==> flow/design.v <==
module axi_gpio
#(
    parameter C_ALL_INPUTS        = 0,             
    parameter C_ALL_OUTPUTS       = 0,             
    parameter C_GPIO_WIDTH        = 32,            
    parameter C_DOUT_DEFAULT      = 32'h00000000,  
    parameter C_TRI_DEFAULT       = 32'hFFFFFFFF,  
    parameter C_IS_DUAL           = 0,             
    parameter C_ALL_INPUTS_2      = 0,             
    parameter C_ALL_OUTPUTS_2     = 0,             
    parameter C_GPIO2_WIDTH       = 32,            
    parameter C_DOUT_DEFAULT_2    = 32'h00000000,  
    parameter C_TRI_DEFAULT_2     = 32'hFFFFFFFF,  
    parameter C_INTERRUPT_PRESENT = 0              
)
(
    input  logic        ACLK,                     
    input  logic        ARESETn,                  
    input  logic  [8:0] s_axi_AWADDR,             
    input  logic        s_axi_AWVALID,            
    output logic        s_axi_AWREADY,            
    input  logic [31:0] s_axi_WDATA,              
    input  logic  [3:0] s_axi_WSTRB,              
    input  logic        s_axi_WVALID,             
    output logic        s_axi_WREADY,             
    output logic  [1:0] s_axi_BRESP,              
    output logic        s_axi_BVALID,             
    input  logic        s_axi_BREADY,             
    input  logic  [8:0] s_axi_ARADDR,             
    input  logic        s_axi_ARVALID,            
    output logic        s_axi_ARREADY,            
    output logic [31:0] s_axi_RDATA,              
    output logic  [1:0] s_axi_RRESP,              
    output logic        s_axi_RVALID,             
    input  logic        s_axi_RREADY,             
    output logic ip2intc_irpt,                    
    input  logic  [C_GPIO_WIDTH-1:0] gpio_io_i,   
    output logic  [C_GPIO_WIDTH-1:0] gpio_io_o,   
    output logic  [C_GPIO_WIDTH-1:0] gpio_io_t,   
    input  logic [C_GPIO2_WIDTH-1:0] gpio2_io_i,  
    output logic [C_GPIO2_WIDTH-1:0] gpio2_io_o,  
    output logic [C_GPIO2_WIDTH-1:0] gpio2_io_t   
);
localparam REG_GPIO_IO       = 9'h000;  
localparam REG_GPIO_IO_T     = 9'h004;  
localparam REG_GPIO2_IO      = 9'h008;  
localparam REG_GPIO2_IO_T    = 9'h00C;  
localparam REG_GLOBAL_INT_EN = 9'h11C;  
localparam REG_IP_INT_EN     = 9'h120;  
localparam REG_IP_INT_STATUS = 9'h128;  
localparam GPIO_IO_HIGH_0  = (C_GPIO_WIDTH >  8) ?  7 : C_GPIO_WIDTH-1;
localparam GPIO_IO_HIGH_1  = (C_GPIO_WIDTH > 16) ? 15 : C_GPIO_WIDTH-1;
localparam GPIO_IO_HIGH_2  = (C_GPIO_WIDTH > 24) ? 23 : C_GPIO_WIDTH-1;
localparam GPIO_IO_HIGH_3  = (C_GPIO_WIDTH > 32) ? 31 : C_GPIO_WIDTH-1;
localparam GPIO2_IO_HIGH_0 = (C_GPIO2_WIDTH >  8) ?  7 : C_GPIO2_WIDTH-1;
localparam GPIO2_IO_HIGH_1 = (C_GPIO2_WIDTH > 16) ? 15 : C_GPIO2_WIDTH-1;
localparam GPIO2_IO_HIGH_2 = (C_GPIO2_WIDTH > 24) ? 23 : C_GPIO2_WIDTH-1;
localparam GPIO2_IO_HIGH_3 = (C_GPIO2_WIDTH > 32) ? 31 : C_GPIO2_WIDTH-1;
logic [8:0] awaddr;
logic [8:0] araddr;
logic [C_GPIO_WIDTH-1:0]  gpio_io_i_reg;
logic [C_GPIO2_WIDTH-1:0] gpio2_io_i_reg;
logic [C_GPIO_WIDTH-1:0]  gpio_io_i_reg2;
logic [C_GPIO2_WIDTH-1:0] gpio2_io_i_reg2;
logic global_int_en;
logic [1:0] ip_int_en;
logic [1:0] ip_int_status;
logic clk;
logic rst;  
logic write_strobe;
logic read_strobe;
logic wr_reg_gpio_io;
logic wr_reg_gpio_io_t;
logic wr_reg_gpio2_io;
logic wr_reg_gpio2_io_t;
logic wr_reg_global_int_en;
logic wr_reg_ip_int_en;
logic wr_reg_ip_int_status;
assign clk = ACLK;
always_ff @(posedge clk) begin
    rst <= ~ARESETn;
end
assign write_strobe = s_axi_AWVALID && s_axi_WVALID && !s_axi_BVALID;
assign awaddr = {s_axi_AWADDR[8:2], 2'b00};
assign wr_reg_gpio_io       = (awaddr == REG_GPIO_IO      );
assign wr_reg_gpio_io_t     = (awaddr == REG_GPIO_IO_T    );
assign wr_reg_gpio2_io      = (awaddr == REG_GPIO2_IO     );
assign wr_reg_gpio2_io_t    = (awaddr == REG_GPIO2_IO_T   );
assign wr_reg_global_int_en = (awaddr == REG_GLOBAL_INT_EN);
assign wr_reg_ip_int_en     = (awaddr == REG_IP_INT_EN    );
assign wr_reg_ip_int_status = (awaddr == REG_IP_INT_STATUS);
assign s_axi_BRESP = 2'b00;  
generate
if (!C_ALL_INPUTS) begin
    if (C_GPIO_WIDTH > 0) begin
        always_ff @(posedge clk) begin
            if (rst)
                gpio_io_o[GPIO_IO_HIGH_0:0] <= C_DOUT_DEFAULT[GPIO_IO_HIGH_0:0];
            else if (write_strobe && wr_reg_gpio_io && s_axi_WSTRB[0])
                gpio_io_o[GPIO_IO_HIGH_0:0] <= s_axi_WDATA[GPIO_IO_HIGH_0:0];
        end
    end
    if (C_GPIO_WIDTH > 8) begin
        always_ff @(posedge clk) begin
            if (rst)
                gpio_io_o[GPIO_IO_HIGH_1:8] <= C_DOUT_DEFAULT[GPIO_IO_HIGH_1:8];
            else if (write_strobe && wr_reg_gpio_io && s_axi_WSTRB[1])
                gpio_io_o[GPIO_IO_HIGH_1:8] <= s_axi_WDATA[GPIO_IO_HIGH_1:8];
        end
    end
    if (C_GPIO_WIDTH > 16) begin
        always_ff @(posedge clk) begin
            if (rst)
                gpio_io_o[GPIO_IO_HIGH_2:16] <= C_DOUT_DEFAULT[GPIO_IO_HIGH_2:16];
            else if (write_strobe && wr_reg_gpio_io && s_axi_WSTRB[2])
                gpio_io_o[GPIO_IO_HIGH_2:16] <= s_axi_WDATA[GPIO_IO_HIGH_2:16];
        end
    end
    if (C_GPIO_WIDTH > 24) begin
        always_ff @(posedge clk) begin
            if (rst)
                gpio_io_o[GPIO_IO_HIGH_3:24] <= C_DOUT_DEFAULT[GPIO_IO_HIGH_3:24];
            else if (write_strobe && wr_reg_gpio_io && s_axi_WSTRB[3])
                gpio_io_o[GPIO_IO_HIGH_3:24] <= s_axi_WDATA[GPIO_IO_HIGH_3:24];
        end
    end
end
else begin
    assign gpio_io_o = C_DOUT_DEFAULT;
end
if (!C_ALL_INPUTS && !C_ALL_OUTPUTS) begin
    if (C_GPIO_WIDTH > 0) begin
        always_ff @(posedge clk) begin
            if (rst)
                gpio_io_t[GPIO_IO_HIGH_0:0] <= C_DOUT_DEFAULT[GPIO_IO_HIGH_0:0];
            else if (write_strobe && wr_reg_gpio_io_t && s_axi_WSTRB[0])
                gpio_io_t[GPIO_IO_HIGH_0:0] <= s_axi_WDATA[GPIO_IO_HIGH_0:0];
        end
    end
    if (C_GPIO_WIDTH > 8) begin
        always_ff @(posedge clk) begin
            if (rst)
                gpio_io_t[GPIO_IO_HIGH_1:8] <= C_DOUT_DEFAULT[GPIO_IO_HIGH_1:8];
            else if (write_strobe && wr_reg_gpio_io_t && s_axi_WSTRB[1])
                gpio_io_t[GPIO_IO_HIGH_1:8] <= s_axi_WDATA[GPIO_IO_HIGH_1:8];
        end
    end
    if (C_GPIO_WIDTH > 16) begin
        always_ff @(posedge clk) begin
            if (rst)
                gpio_io_t[GPIO_IO_HIGH_2:16] <= C_DOUT_DEFAULT[GPIO_IO_HIGH_2:16];
            else if (write_strobe && wr_reg_gpio_io_t && s_axi_WSTRB[2])
                gpio_io_t[GPIO_IO_HIGH_2:16] <= s_axi_WDATA[GPIO_IO_HIGH_2:16];
        end
    end
    if (C_GPIO_WIDTH > 24) begin
        always_ff @(posedge clk) begin
            if (rst)
                gpio_io_t[GPIO_IO_HIGH_3:24] <= C_DOUT_DEFAULT[GPIO_IO_HIGH_3:24];
            else if (write_strobe && wr_reg_gpio_io_t && s_axi_WSTRB[3])
                gpio_io_t[GPIO_IO_HIGH_3:24] <= s_axi_WDATA[GPIO_IO_HIGH_3:24];
        end
    end
end
else begin
    assign gpio_io_t = C_TRI_DEFAULT;
end
if (C_IS_DUAL && !C_ALL_INPUTS_2) begin
    if (C_GPIO2_WIDTH > 0) begin
        always_ff @(posedge clk) begin
            if (rst)
                gpio2_io_o[GPIO2_IO_HIGH_0:0] <= C_DOUT_DEFAULT[GPIO2_IO_HIGH_0:0];
            else if (write_strobe && wr_reg_gpio2_io && s_axi_WSTRB[0])
                gpio2_io_o[GPIO2_IO_HIGH_0:0] <= s_axi_WDATA[GPIO2_IO_HIGH_0:0];
        end
    end
    if (C_GPIO2_WIDTH > 8) begin
        always_ff @(posedge clk) begin
            if (rst)
                gpio2_io_o[GPIO2_IO_HIGH_1:8] <= C_DOUT_DEFAULT[GPIO2_IO_HIGH_1:8];
            else if (write_strobe && wr_reg_gpio2_io && s_axi_WSTRB[1])
                gpio2_io_o[GPIO2_IO_HIGH_1:8] <= s_axi_WDATA[GPIO2_IO_HIGH_1:8];
        end
    end
    if (C_GPIO2_WIDTH > 16) begin
        always_ff @(posedge clk) begin
            if (rst)
                gpio2_io_o[GPIO2_IO_HIGH_2:16] <= C_DOUT_DEFAULT[GPIO2_IO_HIGH_2:16];
            else if (write_strobe && wr_reg_gpio2_io && s_axi_WSTRB[2])
                gpio2_io_o[GPIO2_IO_HIGH_2:16] <= s_axi_WDATA[GPIO2_IO_HIGH_2:16];
        end
    end
    if (C_GPIO2_WIDTH > 24) begin
        always_ff @(posedge clk) begin
            if (rst)
                gpio2_io_o[GPIO2_IO_HIGH_3:24] <= C_DOUT_DEFAULT[GPIO2_IO_HIGH_3:24];
            else if (write_strobe && wr_reg_gpio2_io && s_axi_WSTRB[3])
                gpio2_io_o[GPIO2_IO_HIGH_3:24] <= s_axi_WDATA[GPIO2_IO_HIGH_3:24];
        end
    end
end
else begin
    assign gpio2_io_o = C_DOUT_DEFAULT_2;
end
if (C_IS_DUAL && !C_ALL_INPUTS_2 && !C_ALL_OUTPUTS_2) begin
    if (C_GPIO2_WIDTH > 0) begin
        always_ff @(posedge clk) begin
            if (rst)
                gpio2_io_t[GPIO2_IO_HIGH_0:0] <= C_DOUT_DEFAULT[GPIO2_IO_HIGH_0:0];
            else if (write_strobe && wr_reg_gpio2_io_t && s_axi_WSTRB[0])
                gpio2_io_t[GPIO2_IO_HIGH_0:0] <= s_axi_WDATA[GPIO2_IO_HIGH_0:0];
        end
    end
    if (C_GPIO2_WIDTH > 8) begin
        always_ff @(posedge clk) begin
            if (rst)
                gpio2_io_t[GPIO2_IO_HIGH_1:8] <= C_DOUT_DEFAULT[GPIO2_IO_HIGH_1:8];
            else if (write_strobe && wr_reg_gpio2_io_t && s_axi_WSTRB[1])
                gpio2_io_t[GPIO2_IO_HIGH_1:8] <= s_axi_WDATA[GPIO2_IO_HIGH_1:8];
        end
    end
    if (C_GPIO2_WIDTH > 16) begin
        always_ff @(posedge clk) begin
            if (rst)
                gpio2_io_t[GPIO2_IO_HIGH_2:16] <= C_DOUT_DEFAULT[GPIO2_IO_HIGH_2:16];
            else if (write_strobe && wr_reg_gpio2_io_t && s_axi_WSTRB[2])
                gpio2_io_t[GPIO2_IO_HIGH_2:16] <= s_axi_WDATA[GPIO2_IO_HIGH_2:16];
        end
    end
    if (C_GPIO2_WIDTH > 24) begin
        always_ff @(posedge clk) begin
            if (rst)
                gpio2_io_t[GPIO2_IO_HIGH_3:24] <= C_DOUT_DEFAULT[GPIO2_IO_HIGH_3:24];
            else if (write_strobe && wr_reg_gpio2_io_t && s_axi_WSTRB[3])
                gpio2_io_t[GPIO2_IO_HIGH_3:24] <= s_axi_WDATA[GPIO2_IO_HIGH_3:24];
        end
    end
end
else begin
    assign gpio2_io_t = C_TRI_DEFAULT;
end
if (C_INTERRUPT_PRESENT) begin
    always_ff @(posedge clk) begin
        if (rst) begin
            global_int_en <= 1'b0;
            ip_int_en <= 2'b00;
        end
        else if (write_strobe) begin
            if (wr_reg_global_int_en && s_axi_WSTRB[3]) global_int_en <= s_axi_WDATA[31];
            if (wr_reg_ip_int_en && s_axi_WSTRB[0]) ip_int_en <= s_axi_WDATA[1:0];
        end
    end
end
else begin
    assign global_int_en = 1'b0;
    assign ip_int_en = 2'b00;
end
endgenerate
always_ff @(posedge clk) begin
    if (rst) begin
        s_axi_AWREADY <= 1'b0;
        s_axi_WREADY  <= 1'b0;
        s_axi_BVALID  <= 1'b0;
    end
    else begin
        s_axi_AWREADY <= write_strobe;
        s_axi_WREADY  <= write_strobe;
        if (write_strobe) begin
            s_axi_BVALID  <= 1'b1;
        end
        else if (s_axi_BVALID) begin
            s_axi_BVALID  <= ~s_axi_BREADY;
        end
    end
end
generate
if (!C_ALL_OUTPUTS) begin
    always_ff @(posedge clk) begin
        gpio_io_i_reg  <= gpio_io_i;
    end
end
else begin
    assign gpio_io_i_reg = '0;
end
if (C_IS_DUAL && !C_ALL_OUTPUTS_2) begin
    always_ff @(posedge clk) begin
        gpio2_io_i_reg <= gpio2_io_i;
    end
end
else begin
    assign gpio2_io_i_reg = '0;
end
endgenerate
generate
if (C_INTERRUPT_PRESENT) begin
    always_ff @(posedge clk) begin
        if (rst) begin
            gpio_io_i_reg2  <= '0;
            gpio2_io_i_reg2 <= '0;
            ip_int_status   <= '0;
            ip2intc_irpt    <= 1'b0;
        end
        else begin
            gpio_io_i_reg2  <= gpio_io_i_reg;
            if (gpio_io_i_reg != gpio_io_i_reg2) begin
                ip_int_status[0] <= 1'b1;
            end
            else if (write_strobe && wr_reg_ip_int_status && s_axi_WSTRB[0]) begin
                ip_int_status[0] <= s_axi_WDATA[0] ^ ip_int_status[0];
            end
            gpio2_io_i_reg2 <= gpio2_io_i_reg;
            if (gpio2_io_i_reg != gpio2_io_i_reg2) begin
                ip_int_status[1] <= 1'b1;
            end
            else if (write_strobe && wr_reg_ip_int_status && s_axi_WSTRB[0]) begin
                ip_int_status[1] <= s_axi_WDATA[1] ^ ip_int_status[1];
            end
            ip2intc_irpt <= |ip_int_status[1:0];
        end
    end
end
else begin
    assign ip2intc_irpt = 1'b0;
    assign ip_int_status = 2'b00;
    assign gpio_io_i_reg2 = '0;
    assign gpio2_io_i_reg2 = '0;
end
endgenerate
assign read_strobe = s_axi_ARVALID && !s_axi_RVALID;
assign s_axi_RRESP = 2'b00;  
assign araddr = {s_axi_ARADDR[8:2],2'b00};
always_ff @(posedge clk) begin
    if (rst) begin
        s_axi_ARREADY <= '0;
        s_axi_RDATA   <= '0;
        s_axi_RVALID  <= '0;
    end
    else begin
        s_axi_ARREADY <= read_strobe;
        if (read_strobe) begin
            s_axi_RDATA <= 32'd0;  
            unique case (araddr)
                REG_GPIO_IO       : s_axi_RDATA <= gpio_io_i_reg;           
                REG_GPIO_IO_T     : s_axi_RDATA <= gpio_io_t;               
                REG_GPIO2_IO      : s_axi_RDATA <= gpio2_io_i_reg;          
                REG_GPIO2_IO_T    : s_axi_RDATA <= gpio2_io_t;              
                REG_GLOBAL_INT_EN : s_axi_RDATA <= {global_int_en, 30'd0};  
                REG_IP_INT_EN     : s_axi_RDATA <= {30'd0, ip_int_en};      
                REG_IP_INT_STATUS : s_axi_RDATA <= {30'd0, ip_int_status};  
                default : s_axi_RDATA <= 32'd0;          
            endcase
        end
        if (read_strobe) begin
            s_axi_RVALID <= 1'b1;
        end
        else if (s_axi_RVALID) begin
            s_axi_RVALID <= ~s_axi_RREADY;
        end
    end
end
endmodule
module axi_gpio_expanded
#(
    parameter C_ALL_INPUTS        = 0,             
    parameter C_ALL_OUTPUTS       = 0,             
    parameter C_GPIO_WIDTH        = 32,            
    parameter C_DOUT_DEFAULT      = 32'h00000000,  
    parameter C_TRI_DEFAULT       = 32'hFFFFFFFF,  
    parameter C_IS_DUAL           = 1,             
    parameter C_ALL_INPUTS_2      = 0,             
    parameter C_ALL_OUTPUTS_2     = 0,             
    parameter C_GPIO2_WIDTH       = 32,            
    parameter C_DOUT_DEFAULT_2    = 32'h00000000,  
    parameter C_TRI_DEFAULT_2     = 32'hFFFFFFFF,  
    parameter C_INTERRUPT_PRESENT = 1              
)
(
    input logic ACLK,     
    input logic ARESETn,  
    input  logic              [8:2] AWADDR,    
    input  logic              [2:0] AWPROT,    
    input  logic                    AWVALID,   
    output logic                    AWREADY,   
    input  logic             [31:0] WDATA,   
    input  logic              [3:0] WSTRB,   
    input  logic                    WVALID,  
    output logic                    WREADY,  
    output logic              [1:0] BRESP,   
    output logic                    BVALID,  
    input  logic                    BREADY,  
    input  logic              [8:2] ARADDR,    
    input  logic              [2:0] ARPROT,    
    input  logic                    ARVALID,   
    output logic                    ARREADY,   
    output logic             [31:0] RDATA,   
    output logic              [1:0] RRESP,   
    output logic                    RVALID,  
    input  logic                    RREADY,  
    output logic ip2intc_irpt,                    
    input  logic  [C_GPIO_WIDTH-1:0] gpio_io_i,   
    output logic  [C_GPIO_WIDTH-1:0] gpio_io_o,   
    output logic  [C_GPIO_WIDTH-1:0] gpio_io_t,   
    input  logic [C_GPIO2_WIDTH-1:0] gpio2_io_i,  
    output logic [C_GPIO2_WIDTH-1:0] gpio2_io_o,  
    output logic [C_GPIO2_WIDTH-1:0] gpio2_io_t   
);
   axi_gpio #(.C_ALL_INPUTS(C_ALL_INPUTS),
              .C_ALL_OUTPUTS(C_ALL_OUTPUTS),
              .C_GPIO_WIDTH(C_GPIO_WIDTH),
              .C_DOUT_DEFAULT(C_DOUT_DEFAULT),
              .C_TRI_DEFAULT(C_TRI_DEFAULT),
              .C_IS_DUAL(C_IS_DUAL),
              .C_ALL_INPUTS_2(C_ALL_INPUTS_2),
              .C_ALL_OUTPUTS_2(C_ALL_OUTPUTS_2),
              .C_GPIO2_WIDTH(C_GPIO2_WIDTH),
              .C_DOUT_DEFAULT_2(C_DOUT_DEFAULT_2),
              .C_TRI_DEFAULT_2(C_TRI_DEFAULT_2),
              .C_INTERRUPT_PRESENT(C_INTERRUPT_PRESENT))
     gpio(.ACLK(ACLK), .ARESETn(ARESETn),
          .s_axi_AWADDR({AWADDR, 2'b00}), .s_axi_AWVALID(AWVALID), .s_axi_AWREADY(AWREADY),
          .s_axi_WDATA(WDATA), .s_axi_WSTRB(WSTRB), .s_axi_WVALID(WVALID), .s_axi_WREADY(WREADY),
          .s_axi_BRESP(BRESP), .s_axi_BVALID(BVALID), .s_axi_BREADY(BREADY),
          .s_axi_ARADDR({ARADDR, 2'b00}), .s_axi_ARVALID(ARVALID), .s_axi_ARREADY(ARREADY),
          .s_axi_RDATA(RDATA), .s_axi_RRESP(RRESP), .s_axi_RVALID(RVALID), .s_axi_RREADY(RREADY),
          .ip2intc_irpt(ip2intc_irpt),
          .gpio_io_i(gpio_io_i), .gpio_io_o(gpio_io_o), .gpio_io_t(gpio_io_t),
          .gpio2_io_i(gpio2_io_i), .gpio2_io_o(gpio2_io_o), .gpio2_io_t(gpio2_io_t));
endmodule
==> reports on axi_gpio_expanded <==
* Tool chain data of axi_gpio_expanded *
Each step is given for the RTL above and for the edited RTL.
"before" refers to lines of the RTL above, "after" to lines of the edited file.
"difference" is "after" less "before", of the values as shown; "relative change" is that difference over "before", in percent.
Cell names lack the library's common part.
A cell with -- has no value.

inputs
  top = axi_gpio_expanded
  clock port = ACLK
  cell library = sky130hd
  corner = tt_025C_1v80

* The edit *
The edit as a unified diff against the file above.
A script made this edit. It changes what the design does and was not meant as an optimisation.

begin of diff
@@ -58,5 +58,5 @@
 localparam GPIO2_IO_HIGH_3 = (C_GPIO2_WIDTH > 32) ? 31 : C_GPIO2_WIDTH-1;
 logic [8:0] awaddr;
-logic [8:0] araddr;
+logic [6:0] araddr;
 logic [C_GPIO_WIDTH-1:0]  gpio_io_i_reg;
 logic [C_GPIO2_WIDTH-1:0] gpio2_io_i_reg;
end of diff

* After elaboration *
Counts by Yosys on the flattened word-level netlist (proc, flatten, opt, wreduce; memories kept). Register bits leave out memories and registers merged into their read ports (data or address). Print and check cells are left out. Cells with the same type and inputs are merged into one.

bit counts
  what                             before  after  difference  relative change (%)
  register bits after elaboration  299     296    -3          -1.00
  bits in latches                  0       0      0           --
  memory bits (writable)           0       0      0           --
  ROM bits                         0       0      0           --
  clocked read ports x word width  0       0      0           --
  memory cells                     0       0      0           --

cells by class
  what                              before  after  difference  relative change (%)
  add/subtract/negate cells         0       0      0           --
  multiply operators                0       0      0           --
  divide/modulo/power cells         0       0      0           --
  magnitude comparators             0       0      0           --
  equal/unequal tests               14      9      -5          -35.71
  shift-type cells                  0       0      0           --
  mux-type cells                    9       9      0           0.00
  bitwise operators                 5       5      0           0.00
  reductions and logical operators  36      32     -4          -11.11

operator list
  kind                                                      before  after  difference  relative change (%)
  7-bit == test with constant B                             6       1      -5          -83.33
  1-bit logical AND                                         27      25     -2          -7.41
  7-bit by 2-bit == test with 1-bit output with constant B  4       2      -2          -50.00
  2-bit AND reduction                                       2       0      -2          -100.00
  5-bit by 2-bit == test with 1-bit output with constant B  0       2      +2          --
  7-bit by 1-bit == test with 1-bit output with constant B  2       1      -1          -50.00
  9-bit logical NOT                                         2       1      -1          -50.00
  32-bit parallel mux with 7-bit select                     1       0      -1          -100.00
  5-bit by 1-bit == test with 1-bit output with constant B  0       1      +1          --
  7-bit logical NOT                                         0       1      +1          --
  32-bit parallel mux with 4-bit select                     0       1      +1          --

Unchanged operator kinds not shown: 7.

* Logic depth *
Depth = most cells in a row (Yosys ltp): at word level without a register or memory, in the mapped netlist without a sequential cell, where the memories' decode and read muxes count.

depth
  what                       before  after  difference  relative change (%)
  depth in word-level cells  6       6      0           0.00
  ABC_AREA                   0       0      --          --
  depth in mapped cells      7       6      -1          -14.29

* Synthesis result *
Yosys stat after the flow's synthesis: flattened, memories mapped to cells. It holds for the ABC_AREA given above (unset counts as 0); a run with the other value may have another netlist.

mapped netlist
  what                            before   after    difference  relative change (%)
  cell count                      1070     1166     +96         +8.97
  mapped area (µm²)               10607.7  10757.8  +150.1      +1.42
  area of sequential cells (µm²)  5985.7   5925.7   -60.0       -1.00
  flip-flop cells                 299      296      -3          -1.00

cells by type
  cell      before  after  difference  relative change (%)
  nand3_1   7       129    +122        +1742.86
  nand4_1   16      64     +48         +300.00
  mux4_2    31      0      -31         -100.00
  clkbuf_1  36      56     +20         +55.56
  and3_1    18      0      -18         -100.00
  buf_2     19      2      -17         -89.47
  nor4_4    0       16     +16         --
  nand2_1   270     257    -13         -4.81
  a22o_1    22      32     +10         +45.45
  o21ai_0   12      2      -10         -83.33
  nand3_2   10      0      -10         -100.00
  nor2_1    12      6      -6          -50.00
  inv_1     10      4      -6          -60.00
  a21oi_1   135     130    -5          -3.70
  mux2i_1   5       0      -5          -100.00
  nor3b_1   1       6      +5          +500.00
  or3b_2    0       4      +4          --
  dfxtp_1   299     296    -3          -1.00

Unchanged cell types not shown: 6.
The list need not be complete.
By module: a second synthesis without flattening, with its own total; a netlist apart from the flattened one above.

unflattened totals
  what                                     before   after    difference  relative change (%)
  cell total of the unflattened synthesis  930      1016     +86         +9.25
  area (unflattened synthesis) (µm²)       11011.8  10687.8  -324.0      -2.94

Each row is one instance without its submodules.

by module, before
  module             instances  cells  area (µm²)
  axi_gpio           1          929    11008.1
  axi_gpio_expanded  1          1      3.8

by module, after
  module             instances  cells  area (µm²)
  axi_gpio           1          1015   10684.0
  axi_gpio_expanded  1          1      3.8

* Path before layout *
Path of least setup slack by OpenSTA after synthesis, without wires, with an ideal clock, recovery checks aside; 20% of the period is set as input and as output delay. Where synthesis merged equal registers, the netlist keeps one of their names.

timing after synthesis
  what                                 before                      after                           difference  relative change (%)
  kind                                 input to register           input to register               --          --
  start point                          input port AWADDR[4]        input port AWADDR[4]            --          --
  end point                            register gpio.gpio_io_o[0]  register gpio.ip_int_status[0]  --          --
  period (ns)                          5.0                         5.0                             0.0         0.00
  setup time (ns)                      0.132                       0.081                           -0.051      --
  data arrival time (ns)               2.332                       2.534                           +0.202      +8.66
  data required time (ns)              4.868                       4.919                           +0.051      +1.05
  path slack (ns)                      2.536                       2.386                           -0.150      --
  path delay (ns)                      1.464                       1.615                           +0.151      +10.31
  driving pins on the path             7                           5                               -2          -28.57
  period reached after synthesis (ns)  2.464                       2.614                           +0.150      +6.09

"path delay" = arrival - input delay + setup time.
"driving pins on the path" counts driving pins, that of a launching flip-flop among them; a cell with two outputs on the path counts twice.
"period reached after synthesis" = period - worst setup slack (recovery checks aside). The figure is calculated, with input and output delays left at 20% of the set period.
The rows between start and end are the longest chain of elaborated cells between them; the timing report does not say that the signal goes this way. Where chains are equally long, one stands for them.
A line is the first line of the expression or statement that the cell stems from. Yosys adds cells for indexed reads and writes and turns some case tables into memories.
A register here has more assigning lines than the two given.

on the way, after synthesis, before
  path through = or3_1 nor4_2 buf_2 buf_4 nand3_2 nand2_1 a21oi_1
  cells in the longest elaborated chain = 3

RTL lines, path after synthesis, before
  what                            line  RTL
  start, declared                 380   input  logic              [8:2] AWADDR,
  9-bit logical NOT               85    assign wr_reg_gpio_io       = (awaddr == REG_GPIO_IO      );
  1-bit logical AND (2 in a row)  99    else if (write_strobe && wr_reg_gpio_io && s_axi_WSTRB[0])
  end, assigned                   98    gpio_io_o[GPIO_IO_HIGH_0:0] <= C_DOUT_DEFAULT[GPIO_IO_HIGH_0:0];
  end, assigned                   100   gpio_io_o[GPIO_IO_HIGH_0:0] <= s_axi_WDATA[GPIO_IO_HIGH_0:0];
  end, declared                   38    output logic  [C_GPIO_WIDTH-1:0] gpio_io_o,

on the way, after synthesis, after
  path through = or3_1 buf_6 or4_4 or3_1 a41oi_1
  cells in the longest elaborated chain = 5

RTL lines, path after synthesis, after
  what                            line  RTL
  start, declared                 380   input  logic              [8:2] AWADDR,
  7-bit == test                   91    assign wr_reg_ip_int_status = (awaddr == REG_IP_INT_STATUS);
  1-bit logical AND (2 in a row)  308   else if (write_strobe && wr_reg_ip_int_status && s_axi_WSTRB[0]) begin
  1-bit 2-to-1 mux                308
  1-bit 2-to-1 mux                305   if (gpio_io_i_reg != gpio_io_i_reg2) begin
  end, assigned                   306   ip_int_status[0] <= 1'b1;
  end, assigned                   309   ip_int_status[0] <= s_axi_WDATA[0] ^ ip_int_status[0];
  end, declared                   67    logic [1:0] ip_int_status;

* Worst path after layout *
From the final timing report of the runs of set A: the path of least setup slack in the routed layout; clock arrival at registers is part of the times.

timing post-layout
  what                      before                          after                        difference  relative change (%)
  kind                      input to register               input to register            --          --
  start point               input port WVALID               input port AWADDR[5]         --          --
  end point                 register gpio.ip_int_status[1]  register gpio.gpio_io_t[22]  --          --
  period (ns)               3.04                            3.04                         0.00        0.00
  setup time (ns)           0.16                            0.07                         -0.09       --
  data arrival time (ns)    2.65                            2.65                         0.00        0.00
  data required time (ns)   3.37                            3.46                         +0.09       +2.67
  path slack (ns)           0.72                            0.81                         +0.09       --
  driving pins on the path  7                               5                            -2          -28.57

The rows between start and end are the longest chain of elaborated cells between them; the timing report does not say that the signal goes this way. Where chains are equally long, one stands for them.
A register here has more assigning lines than the two given.

on the way, post-layout, before
  path through = clkdlybuf4s50_1 nand3b_4 or4b_4 nor4b_1 buf_4 xnor2_1 a31oi_1
  cells in the longest elaborated chain = 6

RTL lines, path post-layout, before
  what                            line  RTL
  start, declared                 386   input  logic                    WVALID,
  1-bit logical AND (2 in a row)  83    assign write_strobe = s_axi_AWVALID && s_axi_WVALID && !s_axi_BVALID;
  1-bit logical AND (2 in a row)  315   else if (write_strobe && wr_reg_ip_int_status && s_axi_WSTRB[0]) begin
  1-bit 2-to-1 mux                315
  1-bit 2-to-1 mux                312   if (gpio2_io_i_reg != gpio2_io_i_reg2) begin
  end, assigned                   313   ip_int_status[1] <= 1'b1;
  end, assigned                   316   ip_int_status[1] <= s_axi_WDATA[1] ^ ip_int_status[1];
  end, declared                   67    logic [1:0] ip_int_status;

on the way, post-layout, after
  path through = clkdlybuf4s50_1 or3b_2 nor4_4 nand2_1 a21oi_1
  cells in the longest elaborated chain = 3

RTL lines, path post-layout, after
  what                                      line  RTL
  start, declared                           380   input  logic              [8:2] AWADDR,
  7-bit by 1-bit == test with 1-bit output  86    assign wr_reg_gpio_io_t     = (awaddr == REG_GPIO_IO_T    );
  1-bit logical AND (2 in a row)            152   else if (write_strobe && wr_reg_gpio_io_t && s_axi_WSTRB[2])
  end, assigned                             151   gpio_io_t[GPIO_IO_HIGH_2:16] <= C_DOUT_DEFAULT[GPIO_IO_HIGH_2:16];
  end, assigned                             153   gpio_io_t[GPIO_IO_HIGH_2:16] <= s_axi_WDATA[GPIO_IO_HIGH_2:16];
  end, declared                             39    output logic  [C_GPIO_WIDTH-1:0] gpio_io_t,

* Layout results *
Both versions went through the flow (Yosys, OpenROAD) with the same settings in each pair. Constraints: input delay and output delay 20% of the set period each, output load 0.01 pF.

flow settings, set A
  CORE_UTILIZATION = 40
  period_ns = 3.04
  CAP_MARGIN = 20
  CORE_MARGIN = 2
  SLEW_MARGIN = 20

results, set A
  what                                   before   after    difference  relative change (%)
  cell area after synthesis (µm²)        10607.7  10757.8  +150.1      +1.42
  die footprint (µm²)                    27837.3  28222.3  +385.0      +1.38
  standard-cell area after layout (µm²)  14864.3  15182.1  +317.8      +2.14
  utilization after routing (%)          57.0     57.0     0.0         --
  setup slack of the worst path (ns)     0.716    0.809    +0.093      --
  total negative setup slack (ns)        0.000    0.000    0.000       --
  worst hold slack after layout (ns)     0.450    0.450    0.000       --
  total design power (µW)                8608     8898     +290        +3.37
  clock period reached (ns)              2.324    2.231    -0.093      -4.00

flow settings, set B
  ABC_AREA = 0
  CELL_PAD_IN_SITES_GLOBAL_PLACEMENT = 2
  CORE_UTILIZATION = 30
  CTS_CLUSTER_DIAMETER = 68
  PLACE_DENSITY_LB_ADDON = 0.22
  SETUP_SLACK_MARGIN = 0.39
  period_ns = 3.05
  CAP_MARGIN = 20
  CORE_MARGIN = 2
  SLEW_MARGIN = 20

results, set B
  what                                   before   after    difference  relative change (%)
  cell area after synthesis (µm²)        10607.7  10757.8  +150.1      +1.42
  die footprint (µm²)                    36879.4  37390.0  +510.6      +1.38
  standard-cell area after layout (µm²)  15031.9  15417.3  +385.4      +2.56
  utilization after routing (%)          43.3     43.5     +0.2        --
  setup slack of the worst path (ns)     0.800    0.774    -0.026      --
  total negative setup slack (ns)        0.000    0.000    0.000       --
  worst hold slack after layout (ns)     0.449    0.450    +0.001      --
  total design power (µW)                8665     8955     +290        +3.35
  clock period reached (ns)              2.250    2.276    +0.026      +1.16

"clock period reached": clock period set for the run, less the worst setup slack. It is reckoned from that one timing run; input and output delays stay at 20% of the period that was set.
"total design power" is the tool's figure for a default switching activity; nothing was simulated.
